==> flow/design.v <==
`timescale 1ns / 1ps
module ALU(output_data, zero, sourceA, sourceB, ALUSel);
parameter word_size = 32;
input [word_size-1:0] sourceA, sourceB;
input [2:0] ALUSel; 
output reg [word_size-1:0] output_data;
output zero;
always @(sourceA, sourceB, ALUSel) begin
	case (ALUSel)
		3'b000: output_data = sourceA + sourceB;
		3'b001: output_data = sourceA - sourceB;
		3'b010: output_data = ($signed(sourceA) < $signed(sourceB))? 1 : 0;
		3'b011: output_data = (sourceA >> sourceB);
		3'b100: output_data = (sourceA << sourceB);
		3'b101: output_data = sourceA | sourceB;
		4'b110: output_data = sourceA & sourceB;
		4'b111: output_data = sourceA ^ sourceB;
		default: output_data = 0;
	endcase
end
assign zero = (output_data == 0);
endmodule
`timescale 1ns / 1ps
module RegFile (rna,rnb,d,wn,we,clk,clrn,qa,qb);
	input 	[4:0]	rna,rnb,wn;
	input 	[31:0] 	d;
	input		we,clk,clrn;
	output 	[31:0] 	qa,qb;
	reg 	[31:0] 	register [0:31];  
	assign qa = (rna == 0)? 0 : register[rna];  
	assign qb = (rnb == 0)? 0 : register[rnb];  
	always @(posedge clk) begin
		if ((wn != 0) && (we == 1))  
			register[wn] <= d;
	end
endmodule
`timescale 1ns / 1ps
module holding_reg(output_data, input_data, write, clk, reset, resetData);
parameter word_size = 32;
input [word_size-1:0] input_data;
input [word_size-1:0] resetData;
input	write, clk, reset;
output [word_size-1:0] output_data;
reg [word_size-1:0] content;
assign output_data = content;
always @(posedge clk) begin
	if (reset) begin
		content <= resetData;
	end
	else if (write) begin
		content <= input_data;
	end
end
endmodule
`timescale 1ns / 1ps
module mux_1bit(output_data, input_data0, input_data1, select);
parameter word_size = 32;
input select;
input [word_size-1:0] input_data0, input_data1;
output reg [word_size-1:0] output_data;
always @(select or input_data0 or input_data1) begin
	case (select)
		0: output_data <= input_data0;
		1: output_data <= input_data1;
		default: output_data <= 0;
	endcase
end
endmodule
`timescale 1ns / 1ps
module mux_2bit(output_data, input_data0, input_data1, input_data2, input_data3, select);
parameter word_size = 32;
input [1:0] select;
input [word_size-1:0] input_data0, input_data1, input_data2, input_data3;
output reg [word_size-1:0] output_data;
always @(input_data0 or input_data1 or input_data2 or input_data3 or select) begin
	case (select)
		0: output_data <= input_data0;
		1: output_data <= input_data1;
		2: output_data <= input_data2;
		3: output_data <= input_data3;
		default: output_data <= 0;
	endcase
end
endmodule
`timescale 1ns / 1ps
module read_mux(output_data, input_data0, input_data1, input_data2, select);
parameter word_size = 5;
input [1:0] select;
input [word_size-1:0] input_data0, input_data1, input_data2;
output reg [word_size-1:0] output_data;
always @(select or input_data0 or input_data1 or input_data2) begin
	case (select)
		2'b00: output_data <= input_data0;
		2'b01: output_data <= input_data1;
		2'b10: output_data <= input_data2;
		default: output_data <= 0;
	endcase
end
endmodule
`timescale 1ns / 1ps
module sign_extend(input_data, output_data);
parameter word_size = 32;
parameter imm_size = 16;
input [imm_size-1:0] input_data;
output [word_size-1:0] output_data;
assign output_data = $signed(input_data);
endmodule
`timescale 1ns / 1ps
module zero_extend(input_data, output_data);
parameter word_size = 32;
parameter imm_size = 16;
input [imm_size-1:0] input_data;
output [word_size-1:0] output_data;
assign output_data = $unsigned(input_data);
endmodule
`timescale 1ns / 1ps
module sa_extend(input_data, output_data);
parameter word_size = 32;
parameter sa_size = 5;
input [sa_size-1:0] input_data;
output [word_size-1:0] output_data;
assign output_data = $unsigned(input_data);
endmodule
`timescale 1ns / 1ps
module CU(decode, clk, reset, zero, RegWre, PCWre, IRWre, ALUSrcB, ALUOp, ALUM2Reg, RegOut, DataMemRw,
     PCSrc, ExtSel, InsMemRW, WrRegData, SAExt , state, next_state, halted);
	input clk;
	input reset;
	input [5:0] decode;
	input zero;
	output reg RegWre,PCWre,IRWre,ALUSrcB,ALUM2Reg,DataMemRw,ExtSel, InsMemRW, WrRegData, SAExt;
	output reg [1:0] PCSrc;
	output reg [1:0] RegOut;
	output reg [2:0] ALUOp;
	output reg [2:0] state;
	output reg [2:0] next_state;
	output reg halted;
	parameter [2:0] sif   = 3'b000,
						 sid   = 3'b001,
						 sexe1 = 3'b110,
						 sexe2 = 3'b101,
						 sexe3 = 3'b010,
						 smem  = 3'b011,
						 swb1  = 3'b111,
						 swb2  = 3'b100;
	parameter [5:0] op_add  = 6'b000000,
						 op_sub  = 6'b000001,
						 op_addi = 6'b000010,
						 op_or   = 6'b010000,
						 op_and  = 6'b010001,
						 op_ori  = 6'b010010,
						 op_sll  = 6'b011000,
						 op_move = 6'b100000,
						 op_slt  = 6'b100111,
						 op_sw   = 6'b110000,
						 op_lw   = 6'b110001,
						 op_beq  = 6'b110100,
						 op_j    = 6'b111000,
						 op_jr   = 6'b111001,
						 op_jal  = 6'b111010,
						 op_halt = 6'b111111;
	always @(posedge clk) begin
		if (reset) begin
			state <= sif;
			halted <= 0;
		end else begin
			state <= next_state;
			if (state == sid && decode == op_halt)
				halted <= 1;
		end
	end
	always @(*) begin
		PCWre = 0;       
		IRWre = 0;       
		PCSrc = 2'b00;   
		ExtSel = 0;      
		SAExt = 0;       
		ALUSrcB = 0;     
		ALUOp = 3'b000;  
		DataMemRw = 0;   
		ALUM2Reg = 0;    
		RegOut = 2'b10;  
		RegWre = 0;      
		WrRegData = 0;   
		InsMemRW = 0;    
		next_state = state;
		if (reset) begin
			IRWre = 1;
			next_state = sif;
		end else begin
			case (state)
				sif: begin
					next_state = sid;
					IRWre = 1;
				end
				sid: begin
					case (decode)
						op_add : begin next_state = sexe1; end
						op_sub : begin next_state = sexe1; end
						op_addi: begin next_state = sexe1; ExtSel = 1; end
						op_or  : begin next_state = sexe1; end
						op_and : begin next_state = sexe1; end
						op_ori : begin next_state = sexe1; ExtSel = 1; end
						op_move: begin next_state = sexe1; end
						op_slt : begin next_state = sexe1; end
						op_sll : begin next_state = sexe1; end
						op_beq : begin next_state = sexe2; ExtSel = 1; end
						op_sw  : begin next_state = sexe3; ExtSel = 1; end
						op_lw  : begin next_state = sexe3; ExtSel = 1; end
						op_j   : begin next_state = sif; PCWre = 1; PCSrc = 2'b11; end
						op_jal : begin next_state = sif; PCWre = 1; PCSrc = 2'b11; RegOut = 2'b00; RegWre = 1; end
						op_jr  : begin next_state = sif; PCWre = 1; PCSrc = 2'b10; end
						op_halt: begin next_state = sif; end
						default: ;
					endcase
				end
				sexe1: begin
					next_state = swb1;
					WrRegData = 1;
					case (decode)
						op_add :begin ALUOp = 3'b000; end
						op_sub :begin ALUOp = 3'b001; end
						op_addi:begin ALUOp = 3'b000; ALUSrcB = 1; end
						op_or  :begin ALUOp = 3'b101; end
						op_and :begin ALUOp = 3'b110; end
						op_ori :begin ALUOp = 3'b101; ALUSrcB = 1; end
						op_move:begin ALUOp = 3'b000; end
						op_slt :begin ALUOp = 3'b010; end
						op_sll :begin ALUOp = 3'b100; ALUSrcB = 1; SAExt = 1; end
						default: ;
					endcase
				end
				sexe2: begin
					next_state = sif;
					ALUOp = 3'b001;
					PCWre = 1;
					PCSrc = zero ? 2'b01 : 2'b00;
				end
				sexe3: begin
					case (decode)
						op_sw  : begin next_state = smem; ALUOp = 3'b000; ALUSrcB = 1; end
						op_lw  : begin next_state = smem; ALUOp = 3'b000; ALUSrcB = 1; end
						default: ;
					endcase
				end
				smem: begin
					case (decode)
						op_sw  : begin next_state = sif; DataMemRw = 1; PCWre = 1; end
						op_lw  : begin next_state = swb2; ALUM2Reg = 1; end
						default: ;
					endcase
				end
				swb1: begin
					next_state = sif;
					PCWre = 1;
					WrRegData = 1;
					RegWre = 1;
					case (decode)
						op_add : begin RegOut = 2'b10; end
						op_sub : begin RegOut = 2'b10; end
						op_addi: begin RegOut = 2'b01; end
						op_or  : begin RegOut = 2'b10; end
						op_and : begin RegOut = 2'b10; end
						op_ori : begin RegOut = 2'b01; end
						op_move: begin RegOut = 2'b10; end
						op_slt : begin RegOut = 2'b10; end
						op_sll : begin RegOut = 2'b10; end
						default: ;
					endcase
				end
				swb2: begin
					next_state = sif;
					PCWre = 1;
					WrRegData = 1;
					RegWre = 1;
					RegOut = 2'b01;
				end
			endcase
		end
	end
endmodule
`timescale 1ns / 1ps
module DataPath(decode, clk, reset, zero, RegWre, PCWre, IRWre, ALUSrcB, ALUOp, ALUM2Reg, RegOut, DataMemRw,
     PCSrc, ExtSel, InsMemRW, WrRegData, SAExt, initPC, PCout,
     IMout, DMout, DAddr, DWData, DWe);
	input clk;
	input reset;
	output [5:0] decode;
	output zero;
	input RegWre,PCWre,ALUSrcB,ALUM2Reg,DataMemRw,ExtSel, InsMemRW, IRWre, WrRegData, SAExt;
	input [1:0] PCSrc;
	input [1:0] RegOut;
	input [2:0] ALUOp;
	input [31:0] initPC;
	input [31:0] IMout;       
	input [31:0] DMout;       
	output [31:0] DAddr;
	output [31:0] DWData;
	output DWe;
	parameter word_size = 32;
	parameter zero32 = 32'h0000;
	wire [word_size-1:0] PCin; 
	output [word_size-1:0] PCout;
	wire [word_size-1:0] IRout;
	wire [word_size-1:0] MDRout;
	wire [word_size-1:0] MDRin;
	wire [word_size-1:0] immZE, immSE, saSAE;
	wire [4:0] write_address;
	wire [word_size-1:0] write_data;
	wire [word_size-1:0] read_data_1, read_data_2;
	wire [word_size-1:0] Aout, Bout;
	wire [word_size-1:0] top_extend_wire;
	wire [word_size-1:0] origin_extend_wire;
	wire [word_size-1:0]	sourceB;
	wire [word_size-1:0] ALU_wire;
	wire [word_size-1:0] ALUOut_wire;
	wire [15:0] immediate;
	wire [4:0] rs, rt, rd, sa;
	wire [25:0] j_address;
	assign decode = IRout[31:26];
	assign immediate = IRout[15:0];
	assign rs = IRout[25:21];
	assign rt = IRout[20:16];
	assign rd = IRout[15:11];
	assign sa = IRout[10:6];
	assign j_address[25:0] = IRout[25:0];
	assign DAddr = ALUOut_wire;
	assign DWData = Bout;
	assign DWe = DataMemRw;
	RegFile		RF(rs, rt, write_data, write_address, RegWre,
						clk, 1'b1, read_data_1, read_data_2);
	holding_reg IR(IRout, IMout, IRWre, clk, reset, zero32);
	holding_reg	A(Aout, read_data_1, 1'b1, clk, reset, zero32);
	holding_reg B(Bout, read_data_2, 1'b1, clk, reset, zero32);
	holding_reg	ALUOut(ALUOut_wire, ALU_wire, 1'b1, clk, reset, zero32);
	holding_reg MDR(MDRout, MDRin, 1'b1, clk, reset, zero32);
	zero_extend	ZE(immediate, immZE);
	sign_extend SE(immediate, immSE);
	sa_extend   SAE(sa, saSAE);
	mux_1bit extend_mux(origin_extend_wire, immZE, immSE, ExtSel);
	mux_1bit sa_extend_mux(top_extend_wire, origin_extend_wire, saSAE,  SAExt);
	read_mux	read_sel_mux(write_address, 5'b11111, rt, rd, RegOut); 
	mux_1bit write_data_mux(write_data,PCout+4, MDRout,  WrRegData);
	mux_1bit ALUSrcB_mux(sourceB, Bout, top_extend_wire, ALUSrcB);
	mux_1bit ALUM2Reg_mux(MDRin, ALU_wire, DMout, ALUM2Reg);
	wire [31:0] jump_address;
	assign jump_address[31:28] = PCout[31:28];
	assign jump_address[27:2] = j_address[25:0];
	assign jump_address[1:0] = 2'b00;
	mux_2bit	PC_mux(PCin,
						 PCout+4,        
						 PCout+4+(immSE<<2),  
						 read_data_1,    
						 jump_address,  
						 PCSrc);
	holding_reg	PC(PCout, PCin, PCWre, clk, reset, initPC);
	ALU	mainALU(ALU_wire, zero, Aout, sourceB, ALUOp);
endmodule
`timescale 1ns / 1ps
module CPU(clk, reset, initPC,
			  imem_addr, imem_rdata,
			  dmem_addr, dmem_wdata, dmem_we, dmem_rdata,
			  halted);
	input clk, reset;
	input [31:0] initPC;
	output [31:0] imem_addr;
	input  [31:0] imem_rdata;
	output [31:0] dmem_addr;
	output [31:0] dmem_wdata;
	output dmem_we;
	input  [31:0] dmem_rdata;
	output halted;
	wire [5:0] decode;
	wire zero, RegWre,PCWre,ALUSrcB,ALUM2Reg,DataMemRw,ExtSel, InsMemRW, IRWre, WrRegData, SAExt;
	wire [1:0] PCSrc;
	wire [1:0] RegOut;
	wire [2:0] ALUOp;
	wire [2:0] state, next_state;
	wire [31:0] PCout;
	assign imem_addr = PCout;
	CU _CU(decode, clk, reset, zero, RegWre, PCWre, IRWre, ALUSrcB, ALUOp, ALUM2Reg, RegOut, DataMemRw,
     PCSrc, ExtSel, InsMemRW, WrRegData, SAExt, state, next_state, halted);
	DataPath _DataPath(decode, clk, reset, zero, RegWre, PCWre, IRWre, ALUSrcB, ALUOp, ALUM2Reg, RegOut, DataMemRw,
     PCSrc, ExtSel, InsMemRW, WrRegData, SAExt, initPC, PCout,
     imem_rdata, dmem_rdata, dmem_addr, dmem_wdata, dmem_we);
endmodule
# From RTL to reports: CPU

What the tools print for CPU, step after step.
Lines are those of the file above, counted from 1.
Operators: Yosys type, input widths -> output width; for muxes data width and select width s.
Cell names lack the library's common part.
Not given: --

Top module: CPU
Clock: clk
Cell library: sky130hd
Timing corner: tt_025C_1v80

# Word-level counts

Source: Yosys, flattened and elaborated, memories not mapped. Widths are those after wreduce. Print and check cells do not count. Equal cells are merged and count once.
Yosys's memory passes give these memory sizes; they may raise the number of words (mostly to a power of two), join words into wider ones and drop unused or constant bits.

Register bits after elaboration: 164
Bits in writable memories: 1,024
Word width x clocked read ports: 64
Memories: 1
Input port bits: 98
Output and inout bits: 98

Memory list:

| memory                | words | width | rd ports | wr ports | RTL line | source |
| _DataPath.RF.register | 32    | 32    | 2        | 1        | 29       | `reg [31:0] register [0:31];` |

Add/sub/neg operators: 4
$lt $le $gt $ge: 1
Eq/ne operators: 38
Shift-type cells: 2
Muxes and demuxes: 58
Bitwise logic cells: 8
Reduce/logical cells: 37

Operators with widths:

| cell                  | count |
| $pmux 32 s2           | 5 |
| $pmux 32 s8           | 1 |
| $pmux 32 s4           | 1 |
| $mux 32               | 4 |
| $add 32x32->32        | 2 |
| $eq 6x6->1 const B    | 9 |
| $add 32x3->32 const B | 1 |
| $sub 32x32->32        | 1 |
| $lt 32x32->1          | 1 |
| $and 32x32->32        | 1 |
| $or 32x32->32         | 1 |
| $xor 32x32->32        | 1 |
| $shl 32x32->32        | 1 |
| $shr 32x32->32        | 1 |
| $logic_not 32->1      | 1 |
| $reduce_or 7->1       | 4 |
| $eq 3x3->1 const B    | 8 |
| $eq 6x5->1 const B    | 4 |
| $mux 1                | 20 |
| $reduce_or 6->1       | 3 |
| $pmux 3 s6            | 1 |
| $reduce_or 3->1       | 5 |
| $reduce_or 5->1       | 3 |
| $pmux 5 s3            | 1 |
| $pmux 3 s5            | 1 |
| $mux 5                | 3 |
| $reduce_or 2->1       | 6 |
| $eq 3x2->1 const B    | 4 |

Other operator kinds: 31; their cells: 54.

# Depth

Longest topological path by Yosys (ltp), each cell counted once; first at word level (registers and memories cut), then after technology mapping (sequential cells cut; the memories' decode and read muxes count).

Word-level depth: 20
ABC_AREA: 0
Mapped depth: 31

# After synthesis

The flow's flattened synthesis, as Yosys stat reports it; memories are mapped. The netlist is that of the ABC_AREA named above (0 if unset); the other value can give another one.
The area totals of this step are shown rounded.

Mapped cells: 4,565
Mapped area: 65,000 sq um
Sequential area: 35,000 sq um
Flip-flops: 1,230

Cell types:

| cell     | count | total area (sq um) |
| edfxtp_1 | 1,056 | 3.17E+04 |
| mux4_2   | 536   | 1.21E+04 |
| dfxtp_1  | 174   | 3.48E+03 |
| ha_1     | 136   | 1.7E+03 |
| mux2i_1  | 154   | 1.54E+03 |
| a21oi_1  | 245   | 1.23E+03 |
| nand2_1  | 309   | 1.16E+03 |
| nor2_1   | 301   | 1.13E+03 |
| mux2_2   | 88    | 990.95 |
| clkbuf_1 | 229   | 859.574 |
| inv_1    | 143   | 536.765 |
| nor3_1   | 102   | 510.49 |
| xnor2_1  | 58    | 507.987 |
| nand3_1  | 89    | 445.427 |
| o21ai_0  | 76    | 380.365 |
| a221oi_1 | 42    | 367.853 |
| a211oi_1 | 44    | 330.317 |
| o22ai_1  | 47    | 294.032 |

Not listed: further types 74, cells in them 736.
By module: a second synthesis without flattening, with its own total; a netlist apart from the flattened one above.

Cells (unflattened synthesis): 4,916
Area (unflattened synthesis): 73,000 sq um

Each row is one instance without its submodules.

By module:

| module      | times used | cells | area (sq um) |
| RegFile     | 1          | 2,400 | 47,000 |
| ALU         | 1          | 1,349 | 9,600 |
| holding_reg | 6          | 69    | 1,500 |
| mux_1bit    | 5          | 36    | 540 |
| DataPath    | 1          | 306   | 2,200 |
| mux_2bit    | 1          | 39    | 810 |
| CU          | 1          | 118   | 800 |
| sa_extend   | 1          | 33    | 240 |
| zero_extend | 1          | 33    | 240 |
| sign_extend | 1          | 32    | 240 |
| read_mux    | 1          | 12    | 120 |
| CPU         | 1          | 0     | 0.0 |

# Path before layout

Path of least setup slack by OpenSTA after synthesis, without wires, with an ideal clock, recovery checks aside; 20% of the period is set as input and as output delay. Where synthesis merged equal registers, the netlist keeps one of their names.

Path type: input -> register
From: in reset
To: reg _DataPath.PC.content[28]
Clock period: 10,000 ps
Library setup time: 261 ps
Time at the first pin: 2,000 ps
Arrival: 8,710 ps
Data required time: 9,739 ps
Slack: 1,030 ps
Delay of the path: 6,971 ps
Driving pins on the path: 27
Buffers on the path: 6
Synthesis period reached: 8,970 ps

"delay of the path" = arrival - input delay + setup time.
"driving pins on the path" counts driving pins, that of a launching flip-flop among them; a cell with two outputs on the path counts twice.
"synthesis period reached" is the clock period less the worst setup slack; recovery checks do not enter. This is arithmetic on one report: input and output delays are still those of the set period (20% each).
The rows between start and end are the longest chain of elaborated cells between them; the timing report does not say that the signal goes this way. Where chains are equally long, one stands for them.
Each line given opens the expression or statement behind the cell; cells for indexed reads and writes are added by Yosys, which also makes memories of some case tables.
Ways into the end's enable are left out, as the timed path ends at the data pin.

Cells stage by stage: or4_1 clkbuf_1 nor4_4 mux2i_1 a21oi_2 inv_2 buf_4 clkbuf_1 buf_1 ha_1 clkbuf_1 or2_2 a221oi_1 nor3_1 o2111ai_1 nand4b_1 a2111oi_0 o21ai_0 a31oi_1 and4_1 o2111ai_1 or4_1 nor4_4 or2_1 buf_4 mux2i_1 a221o_1
Length of the longest elaborated chain: 16
Elaborated cells between the ends (all ways): 40
Source lines of those cells: 17

RTL lines, path after synthesis:

| element          | RTL line | source |
| from (decl)      | 364      | `input clk, reset;` |
| $mux 1           | 187      | `if (reset) begin` |
| $not 1->1        | 62       | `case (select)` |
| $pmux 32 s2 x3   | 62       |  |
| $lt 32x32->1     | 12       | `3'b010: output_data = ($signed(sourceA) < $signed(sourceB))? 1 : 0;` |
| $mux 1           | 12       |  |
| $pmux 32 s8      | 9        | `case (ALUSel)` |
| $logic_not 32->1 | 21       | `assign zero = (output_data == 0);` |
| $mux 1           | 237      | `PCSrc = zero ? 2'b01 : 2'b00;` |
| $pmux 2 s3       | 191      | `case (state)` |
| $mux 2           | 187      |  |
| $eq 2x2->1       | 76       | `case (select)` |
| $pmux 32 s4      | 76       |  |
| $mux 32          | 50       | `else if (write) begin` |
| $mux 32          | 47       | `if (reset) begin` |
| to (assign)      | 48       | `content <= resetData;` |
| to (assign)      | 51       | `content <= input_data;` |
| to (decl)        | 44       | `reg [word_size-1:0] content;` |

# Worst path after layout

From the final timing report of record 1: the path of least setup slack in the routed layout; clock arrival at registers is part of the times.
The path's times are printed in steps of 10 ps; the period is the one set.

Path type: input -> register
From: in reset
To: reg _DataPath.PC.content[17]
Clock period: 6,070 ps
Library setup time: 150 ps
Time at the first pin: 1,210 ps
Arrival: 7,150 ps
Data required time: 6,660 ps
Slack: -500 ps
Driving pins on the path: 29
Buffers on the path: 8

The rows between start and end are the longest chain of elaborated cells between them; the timing report does not say that the signal goes this way. Where chains are equally long, one stands for them.
Ways into the end's enable are left out, as the timed path ends at the data pin.

Cells stage by stage: buf_6 or4_4 o41ai_4 buf_4 a22o_1 nand2_2 ha_2 fa_2 or2_4 a221oi_4 nor3_4 o2111ai_2 buf_4 nand4b_1 buf_6 a2111oi_4 buf_4 o21ai_4 a31oi_4 and4_1 o2111ai_2 or4_4 nor4_4 buf_12 or2_4 buf_6 buf_12 o32ai_2 a31oi_1
Length of the longest elaborated chain: 16
Elaborated cells between the ends (all ways): 40
Source lines of those cells: 17

RTL lines, path post-layout:

| element          | RTL line | source |
| from (decl)      | 364      | `input clk, reset;` |
| $mux 1           | 187      | `if (reset) begin` |
| $not 1->1        | 62       | `case (select)` |
| $pmux 32 s2 x3   | 62       |  |
| $lt 32x32->1     | 12       | `3'b010: output_data = ($signed(sourceA) < $signed(sourceB))? 1 : 0;` |
| $mux 1           | 12       |  |
| $pmux 32 s8      | 9        | `case (ALUSel)` |
| $logic_not 32->1 | 21       | `assign zero = (output_data == 0);` |
| $mux 1           | 237      | `PCSrc = zero ? 2'b01 : 2'b00;` |
| $pmux 2 s3       | 191      | `case (state)` |
| $mux 2           | 187      |  |
| $eq 2x2->1       | 76       | `case (select)` |
| $pmux 32 s4      | 76       |  |
| $mux 32          | 50       | `else if (write) begin` |
| $mux 32          | 47       | `if (reset) begin` |
| to (assign)      | 48       | `content <= resetData;` |
| to (assign)      | 51       | `content <= input_data;` |
| to (decl)        | 44       | `reg [word_size-1:0] content;` |

Wiki page: CPU / flow data

Measured data: module CPU, platform sky130hd, 6 stored runs of the flow under differing settings, order arbitrary. Input and output delays are each 20% of the period that was set; the output load is 0.01 pF.
By "period achieved" is meant the clock period of the run minus its worst setup slack. This is arithmetic on one report: input and output delays are still those of the set period (20% each).
"allowed time less slack (worst setup path)" is the time allowed to the run's worst setup path (the clock period less input and output delay, where it has them) less its slack. Clock arrival times count: a late capture clock shortens it, a late launch clock lengthens it.
"total power after layout": no workload was simulated; the value follows from the tool's default switching activity.
"allowed time less slack (worst setup path)" is known to 10 ps.
Values from the reports are rounded here.
A setting shown as -- is not set for that run.
A result given as -- is not shown for that run.

| setting or result                               | record 1          | record 2          | record 3          | record 4          | record 5 | record 6          |
| CELL_PAD_IN_SITES_GLOBAL_PLACEMENT              | 3                 | --                | --                | --                | --       | --                |
| CORE_ASPECT_RATIO                               | 1.56              | --                | --                | --                | --       | --                |
| CORE_UTILIZATION                                | 42                | 40                | 40                | 40                | 23       | 46                |
| CTS_CLUSTER_DIAMETER                            | 355               | --                | --                | --                | 220      | --                |
| PLACE_DENSITY                                   | 0.95              | --                | --                | --                | --       | --                |
| SETUP_SLACK_MARGIN                              | 0.31              | --                | --                | --                | 1.0      | -0.75             |
| period_ns                                       | 6.07              | 10.0              | 10.0              | 9.86              | 12.2     | 14.8              |
| CAP_MARGIN                                      | 20                | 0                 | 20                | 20                | 20       | 20                |
| CORE_MARGIN                                     | 2                 | 9                 | 2                 | 2                 | 8        | 2                 |
| SLEW_MARGIN                                     | 20                | 20                | 20                | 20                | 40       | 20                |
| ABC_AREA                                        | --                | 1                 | 1                 | --                | 1        | --                |
| HOLD_SLACK_MARGIN                               | --                | 0.26              | 0.26              | --                | --       | 0.09              |
| MAX_ROUTING_LAYER                               | --                | met4              | --                | --                | met5     | met5              |
| CTS_CLUSTER_SIZE                                | --                | --                | --                | --                | 11       | 87                |
| GPL_TIMING_DRIVEN                               | --                | --                | --                | --                | 0        | 1                 |
| MIN_ROUTING_LAYER                               | --                | --                | --                | --                | met2     | --                |
| PLACE_DENSITY_LB_ADDON                          | --                | --                | --                | --                | 0.13     | --                |
| TNS_END_PERCENT                                 | --                | --                | --                | --                | 60       | 5                 |
| cell area after synthesis (sq um)               | 65,000            | 66,000            | 66,000            | 65,000            | --       | 65,000            |
| total die area (sq um)                          | 160,000           | 180,000           | 170,000           | 160,000           | --       | 140,000           |
| standard-cell area after routing (sq um)        | 79,000            | 75,000            | 75,000            | 74,000            | --       | 74,000            |
| utilization (%)                                 | 52                | 46                | 46                | 46                | --       | 53                |
| lowest setup slack (ps)                         | -500              | 1,800             | 1,700             | 1,100             | --       | 3,100             |
| setup TNS (ps)                                  | -14,000           | 0                 | 0                 | 0                 | --       | 0                 |
| worst hold slack in the final report (ps)       | 510               | 500               | 490               | 490               | --       | 510               |
| total power after layout (mW)                   | 24                | 21                | 21                | 15                | --       | 9.8               |
| period achieved (ps)                            | 6,566             | 8,188             | 8,317             | 8,737             | --       | 11,688            |
| allowed time less slack (worst setup path) (ps) | 5,350             | 6,190             | 6,320             | 6,770             | --       | 8,730             |
| critical path type                              | input -> register | input -> register | input -> register | input -> register | --       | input -> register |

Record 5: no results, routing failed with GRT-0116
